==> flow/design.v <==
`timescale 1ns / 1ps
module decode(instr,opcode,rd_index,rs_index,rt_index,constant,shamt,address);
input [15:0] instr;
output [3:0] opcode;
output [2:0] rd_index,rs_index,rt_index,shamt;
output [5:0] constant;
output [8:0] address;
assign opcode   = instr[15:12];
assign rd_index = instr[11:9];
assign rs_index = instr[8:6];
assign rt_index = instr[5:3];
assign shamt    = instr[2:0];
assign constant = instr[5:0];
assign address  = instr[11:3];
endmodule
`timescale 1ns / 1ps
module control_unit(instr,opcode,rd_index,rs_index,rt_index,shamt,constant,address);
input [15:0] instr;
output  [3:0] opcode;
output  [2:0] rd_index,rs_index,rt_index,shamt;
output [5:0] constant;
output [8:0] address;
decode call(instr,opcode,rd_index,rs_index,rt_index,constant,shamt,address);
endmodule
`timescale 1ns / 1ps
module ALU(clk,reset,op_code,rd,rs,rt,rd_store,shamt,constant,hi,lo);
input clk,reset;
input [3:0] op_code;                   				  
input [15:0]rs,rt;  								        	  
input [15:0]rd_store;                                
input [5:0] constant;										  
input [2:0] shamt;                				        
reg [31:0] TEMP;                                      
wire [15:0] mem_addr;
output reg[15:0] rd;  							            
output reg[15:0] hi,lo;                             
reg [15:0] RAM [0:7];
assign mem_addr = rs + constant;
always @ (*)
	begin
		TEMP = rs * rt;  
		if(op_code== 0)					 
			begin                    
			rd = rs + rt; 
			end
		else if (op_code==1)				 
			begin               
			rd = rs << shamt;
			end
		else if (op_code==2)				 
			begin           
			rd = rs >> shamt; 
			end
		else if (op_code==4) 			 
			begin           
			rd = lo; 
			end
		else if (op_code==5) 			 
			begin           
			rd = hi;   
			end
		else if (op_code==6) 			 
			begin           
			rd = rs | rt; 
			end
		else if (op_code==7) 			 
			begin 
			rd = rs & rt; 
			end
		else if (op_code==8) 			 
			begin 
			rd = rs + constant; 
			end
		else if (op_code==9) 			 
			begin          
			rd = constant; 
			end         
		else if (op_code==10) 			 
			begin             
			rd = (mem_addr < 8) ? RAM [mem_addr[2:0]] : 16'd0;  
			end
		else   							 
			begin 
			rd = 0; 
			end
	end
always @ (posedge clk, posedge reset)
	begin
	if (reset)
		begin
		hi <= 0;
		lo <= 0;
		RAM[0] <= 16'b 0000000000000001;
		RAM[1] <= 16'b 0000000000000101;                      
		RAM[2] <= 16'b 0000000000000000;
		RAM[3] <= 16'b 0000000000000000;
		RAM[4] <= 16'b 0000000000000011;
		RAM[5] <= 16'b 0000000000000001;
		RAM[6] <= 16'b 0000000000000001;
		RAM[7] <= 16'b 0000000000000001;
		end
	else
		begin
		if (op_code == 3)
			begin
			hi <= TEMP[31:16];     			  
			lo <= TEMP[15:0];					 
			end
		if (op_code == 11 && mem_addr < 8)
			RAM[mem_addr[2:0]] <= rd_store;
		end
	end
endmodule
`timescale 1ns / 1ps
module data_path(clk,reset,op_code,rd_index,rs_index,rt_index,shamt,constant,rd_value,rs_value,rt_value,low,high,SR);
input clk,reset;
input [3:0] op_code;
input [2:0] rd_index, rs_index, rt_index, shamt;
input [5:0] constant;
output [15:0] rd_value;
output reg [15:0] rs_value,rt_value;
output [15:0] low,high;
output reg [15:0] SR;	
wire [15:0] hi,lo;
reg [3:0] flags;
reg wr_en;
reg [15:0] regfile[0:7];
always@(*)
	begin
     if (op_code>=0 && op_code<=7)		 
			begin
			rs_value=regfile[rs_index];
			rt_value=regfile[rt_index];
			end
    else if (op_code>=8 && op_code<=11)  
			begin
			rs_value=regfile[rs_index]; 
			rt_value=0;
			end
    else 
			begin 								 
			rs_value=0;
			rt_value=0; 
			end
	end
always @(*)
	begin	
	flags = 4'b0000;
	if(rs_value==rt_value)
			flags[3]=1;                                	    
	else if(rs_value<rt_value)
			flags[2]=1;                           		   	 
	else if(rs_value[15]==1 && rt_value[15]==1)
			flags[0]=1;                          			   
	else if(rs_value[15]==0 && rt_value[15]==0)
			flags[0]=1;                                 	  
	else if(rs_value[15:0] || rt_value[15:0])
			flags[1]=1;                          			  
	end
always @(*)
	begin
	wr_en = !(op_code == 3 || op_code >= 11);
	end
always @(posedge clk, posedge reset)
	begin
	if (reset)
		begin
		regfile[0] <= 7;
		regfile[1] <= 6;
		regfile[2] <= 5;
		regfile[3] <= 4;
		regfile[4] <= 3;
		regfile[5] <= 2;
		regfile[6] <= 1;
		regfile[7] <= 0;
		SR <= 16'b0000000000000000;
		end
	else
		begin
		if (wr_en)
			regfile[rd_index] <= rd_value;
		SR <= {12'b000000000000, flags};
		end
	end
assign low = lo;
assign high = hi;
ALU call(clk,reset,op_code,rd_value,rs_value,rt_value,regfile[rd_index],shamt,constant,hi,lo);
endmodule
`timescale 1ns / 1ps
module processor(clk,reset,instr,PC,opcode,rd_index,rs_index,rt_index,shamt,constant,address,rd_value,rs_value,rt_value,low_out,high_out,SR);
input clk,reset;
input [15:0] instr;							 
reg [7:0] pc;
output [7:0] PC;
output [3:0] opcode;
output [2:0] rd_index, rs_index, rt_index, shamt;
output [5:0] constant;
output [8:0] address;
output [15:0] rd_value,rs_value,rt_value,low_out,high_out,SR;
always @ (posedge clk,posedge reset)
begin
	if(reset==1)
		begin
		pc<=0;
		end
	else if (pc>14)								 
		begin
		pc <= 0;
		end
	else if(opcode>=12 && opcode<=14) 		 
		begin
		pc <= pc + address; 
		end
	else 
		begin
		pc <= pc + 1; 								 
		end
end
assign PC = pc;
wire [3:0] opcode;
wire [2:0] rd_index,rs_index,rt_index,shamt;
wire [5:0] constant;
wire [8:0] address;
control_unit cal1(instr,opcode,rd_index,rs_index,rt_index,shamt,constant,address);
data_path cal2(clk,reset,opcode,rd_index,rs_index,rt_index,shamt,constant,rd_value,rs_value,rt_value,low_out,high_out,SR);
endmodule 
Tool chain data of processor
The steps from the RTL of processor to its reports follow in flow order.
Lines are those of the file above, counted from 1.
Operators carry their Yosys type and port widths (W data, S select, Z words).
Cell names lack the library's common part.
{ "setup": {"top_module": "processor", "clock_port": "clk", "lib": "sky130hd", "corner": "tt_025C_1v80"} }

Elaborated design
Source: Yosys, flattened and elaborated. Widths are those after wreduce. Registers that Yosys merges into a memory's read port (data or address) are not register bits. Print and check cells do not count. Equal cells are merged and count once.
{ "word_totals": {"latchBits": 0, "elab_cells": 140, "clocked_rd_ports_x_width": 0, "ram_bits": 0, "mem_bits_ro": 0, "output_inout_bits": 135, "mem_count": 0, "reg_bits": 300} }
{ "op_classes": {"shift": 2, "reduce_logical": 29, "n_logic": 5, "add_sub_neg": 4, "n_mul": 1, "div": 0, "n_cmp": 10, "n_eq": 40, "n_mux": 29} }
{ "op_table": {"columns": ["operator", "n"], "rows": [
  ["$mul A16 B16 Y32", 1],
  ["$pmux W16 S8", 4],
  ["$mux W16", 14],
  ["$eq A3 B3 Y1 const B", 16],
  ["$reduce_and A2 Y1", 16],
  ["$eq A3 B2 Y1 const B", 8],
  ["$add A16 B16 Y16", 1],
  ["$lt A16 B16 Y1", 1],
  ["$eq A16 B16 Y1", 1],
  ["$and A16 B16 Y16", 1],
  ["$or A16 B16 Y16", 1],
  ["$logic_or A16 B16 Y1", 1],
  ["$shl A16 B3 Y16", 1],
  ["$shr A16 B3 Y16", 1],
  ["$lt A16 B4 Y1 const B", 1],
  ["$add A16 B6 Y16", 1],
  ["$eq A4 B3 Y1 const B", 4],
  ["$eq A4 B4 Y1 const B", 4],
  ["$mux W8", 2],
  ["$eq A3 B1 Y1 const B", 4],
  ["$logic_not A3 Y1", 4],
  ["$ge A4 B4 Y1 const B", 3],
  ["$eq A4 B2 Y1 const B", 2],
  ["$le A4 B4 Y1 const B", 2],
  ["$add A8 B1 Y8 const B", 1],
  ["$gt A8 B4 Y1 const B", 1],
  ["$add A8 B8 Y8", 1],
  ["$mux W1", 7]
]} }
Not listed: further kinds 9, cells in them 16.

Depth
Depth = most cells in a row (Yosys ltp): at word level without a register or memory, in the mapped netlist without a sequential cell, where the memories' decode and read muxes count.
{ "logic_depth": {"ltp_word": 18, "abc_area": 0, "ltp_mapped": 33} }

Netlist
Yosys stat after the flow's synthesis: flattened, memories mapped to cells. It holds for the ABC_AREA given above (unset counts as 0); a run with the other value may have another netlist.
{ "by_type": {"columns": ["cell", "n", "area_total_um2"], "rows": [
  ["dfrtp_1", 280, 7006.72],
  ["fa_1", 197, 3.94E+03],
  ["mux2_2", 282, 3.18E+03],
  ["ha_1", 166, 2.08E+03],
  ["nand2_1", 295, 1.11E+03],
  ["nor2_1", 270, 1.01E+03],
  ["inv_1", 260, 975.936],
  ["mux4_2", 36, 810.778],
  ["mux2i_1", 75, 750.72],
  ["a21oi_1", 134, 670.643],
  ["o21ai_0", 118, 590.566],
  ["dfstp_2", 20, 525.504],
  ["clkbuf_1", 125, 469.2],
  ["buf_4", 48, 360.346],
  ["a221oi_1", 36, 315.302],
  ["xnor2_1", 32, 280.269],
  ["nor3_1", 46, 230.221],
  ["xor2_1", 25, 218.96]
]} }
Not listed: further types 74, cells in them 525.
{ "synth_totals": {"flip_flops": 300, "stdcells": 2970, "seq_area_um2": 7532.2, "n_buf": 220, "synth_area_um2": 28350.9} }
The figures by module come from a second, unflattened synthesis with its own total; it is not the netlist above.
{ "hier_totals": {"cells_unflattened": 3059, "hier_area_um2": 28886.5} }
Rows give one instance, submodules left out.
{ "by_module": {"columns": ["mod", "area_um2", "instances", "n_cells"], "rows": [
  ["ALU", 19077.0, 1, 2097],
  ["data_path", 8969.9, 1, 868],
  ["processor", 606.8, 1, 63],
  ["decode", 232.7, 1, 31],
  ["control_unit", 0.0, 1, 0]
]} }

Timing after synthesis
Path of least setup slack by OpenSTA after synthesis, without wires, with an ideal clock, recovery checks aside; 20% of the period is set as input and as output delay. Where synthesis merged equal registers, the netlist keeps one of their names.
{ "synth_timing": {"kind": "in2reg", "startpoint": "input port instr[3]", "endpoint": "register cal2.call.hi[13]", "clock_period_ns": 8.5, "path_stages": 29, "path_slack_ns": -1.164, "t_first_pin_ns": 1.700, "n_path_buf": 4, "arrival_time_ns": 9.531, "required_time_ns": 8.366, "path_delay_ns": 7.965, "synth_period_reached_ns": 9.664} }
"path_delay_ns" = arrival - input delay + setup time.
"path_stages" counts driving pins, that of a launching flip-flop among them; a cell with two outputs on the path counts twice.
"synth_period_reached_ns" = period - worst setup slack (recovery checks aside). The figure is calculated, with input and output delays left at 20% of the set period.
Between the ends stands the longest chain of elaborated cells between them, by number of cells; it is not shown to be the way that was timed. Of several equally long chains one is given.
Each line given opens the expression or statement behind the cell; cells for indexed reads and writes are added by Yosys, which also makes memories of some case tables.
{ "synth_between": {"path_cell_list": "clkbuf_1 > buf_1 > buf_1 > mux2i_1 > a211oi_1 > a21oi_1 > nor3_1 > inv_1 > clkbuf_1 > nor2_1 > fa_1 > inv_1 > fa_1 > fa_1 > fa_1 > fa_1 > fa_1 > inv_1 > ha_1 > a21o_1 > a21oi_1 > o21ai_0 > o31ai_1 > a21o_1 > a21boi_0 > a311oi_1 > o21ai_0 > xnor2_1 > o21ai_0", "elab_chain_cells": 4} }
{ "synth_lines": {"columns": ["element", "line", "source"], "rows": [
  ["from (decl)", 192, "input [15:0] instr;"],
  ["$eq A3 B3 Y1", 133, "rt_value=regfile[rt_index];"],
  ["$pmux W16 S8", 133, null],
  ["$mux W16", 130, "if (op_code>=0 && op_code<=7)"],
  ["$mul A16 B16 Y32", 41, "TEMP = rs * rt;"],
  ["to (assign)", 91, "hi <= 0;"],
  ["to (assign)", 106, "hi <= TEMP[31:16];"],
  ["to (decl)", 36, "output reg[15:0] hi,lo;"]
]} }
Some nets on the timed path still bear RTL names; the line given drives or declares the net.
{ "synth_named_nets": {"columns": ["net", "line"], "rows": [
  ["rt_value[5]", 130]
]} }

Worst path after layout
Path of least setup slack in the final report of run 3 (OpenROAD, finished layout, wires in). Where an end is a register, its clock arrival counts in the times.
{ "layout_timing": {"kind": "in2out", "startpoint": "input port instr[8]", "endpoint": "output port rd_value[4]", "n_path_buf": 10, "clock_period_ns": 8.13, "arrival_time_ns": 6.37, "t_first_pin_ns": 1.63, "required_time_ns": 6.50, "path_slack_ns": 0.13, "path_stages": 22} }
Between the ends stands the longest chain of elaborated cells between them, by number of cells; it is not shown to be the way that was timed. Of several equally long chains one is given.
{ "layout_between": {"path_cell_list": "buf_4 > buf_12 > or3_4 > buf_6 > buf_4 > o221a_2 > buf_12 > buf_4 > ha_1 > nor2b_2 > o31a_1 > o21ai_1 > a21o_1 > or4_1 > o211ai_1 > and4_1 > buf_6 > buf_4 > nand3_4 > a211oi_4 > buf_6 > clkdlybuf4s15_1", "elab_chain_cells": 18} }
{ "layout_lines": {"columns": ["element", "line", "source"], "rows": [
  ["from (decl)", 192, "input [15:0] instr;"],
  ["$eq A3 B3 Y1", 137, "rs_value=regfile[rs_index];"],
  ["$pmux W16 S8", 137, null],
  ["$mux W16", 135, "else if (op_code>=8 && op_code<=11)"],
  ["$mux W16", 130, "if (op_code>=0 && op_code<=7)"],
  ["$add A16 B6 Y16", 38, "assign mem_addr = rs + constant;"],
  ["$eq A3 B3 Y1", 80, "rd = (mem_addr < 8) ? RAM [mem_addr[2:0]] : 16'd0;"],
  ["$pmux W16 S8", 80, null],
  ["[... 4 more ...]", null, null],
  ["$mux W16", 66, "else if (op_code==7)"],
  ["$mux W16", 62, "else if (op_code==6)"],
  ["$mux W16", 58, "else if (op_code==5)"],
  ["$mux W16", 54, "else if (op_code==4)"],
  ["$mux W16", 50, "else if (op_code==2)"],
  ["$mux W16", 46, "else if (op_code==1)"],
  ["$mux W16", 42, "if(op_code== 0)"],
  ["to (decl)", 199, "output [15:0] rd_value,rs_value,rt_value,low_out,high_out,SR;"]
]} }

Flow measurements of processor on sky130hd: 3 stored runs with different settings, listed in no order. Input and output delays are each 20% of the period that was set; the output load is 0.01 pF.
"achieved clock period (ns)": clock period set for the run, less the worst setup slack. It is reckoned from that one timing run; input and output delays stay at 20% of the period that was set.
"worst setup path time (ns)": the worst setup path's part of the clock period (all of it between registers, 20% less for each end at a port) less its slack. A launch clock that arrives late makes it longer, a capture clock that arrives late makes it shorter.
"finish__power__total": no workload was simulated; the value follows from the tool's default switching activity.

settings of run 1
{
  "CELL_PAD_IN_SITES_GLOBAL_PLACEMENT": 3,
  "CORE_UTILIZATION": 40,
  "GPL_ROUTABILITY_DRIVEN": 0,
  "MAX_ROUTING_LAYER": "met4",
  "MIN_ROUTING_LAYER": "met2",
  "TNS_END_PERCENT": 45,
  "period_ns": 8.5,
  "CAP_MARGIN": 20,
  "CORE_MARGIN": 2,
  "SLEW_MARGIN": 20
}
report of run 1: did not finish, route, GRT-0116

settings of run 2
{
  "CAP_MARGIN": 5,
  "CELL_PAD_IN_SITES_DETAIL_PLACEMENT": 1,
  "CELL_PAD_IN_SITES_GLOBAL_PLACEMENT": 0,
  "CORE_UTILIZATION": 31,
  "GPL_ROUTABILITY_DRIVEN": 0,
  "MAX_ROUTING_LAYER": "met4",
  "MIN_ROUTING_LAYER": "met2",
  "PLACE_DENSITY": 0.63,
  "TNS_END_PERCENT": 75,
  "period_ns": 5.46,
  "CORE_MARGIN": 2,
  "SLEW_MARGIN": 20
}
report of run 2: did not finish, route, GRT-0116

settings of run 3
{
  "ABC_AREA": 0,
  "CAP_MARGIN": 5,
  "CELL_PAD_IN_SITES_DETAIL_PLACEMENT": 0,
  "CELL_PAD_IN_SITES_GLOBAL_PLACEMENT": 1,
  "CORE_UTILIZATION": 27,
  "CTS_CLUSTER_DIAMETER": 202,
  "GPL_TIMING_DRIVEN": 1,
  "PLACE_DENSITY_LB_ADDON": 0.19,
  "period_ns": 8.13,
  "CORE_MARGIN": 2,
  "SLEW_MARGIN": 20
}
report of run 3
yosys chip area after synthesis (um^2): 28350.9
finish__design__die__area: 107610.0
finish__design__instance__area__stdcell: 37795.0
finish__design__instance__utilization: 0.3641
finish__timing__setup__ws: 0.132
finish__timing__setup__tns: 0.000
finish__timing__hold__ws: 0.494
finish__power__total: 7.695e-03
achieved clock period (ns): 7.998
worst setup path time (ns): 4.75
worst setup path kind: in2out
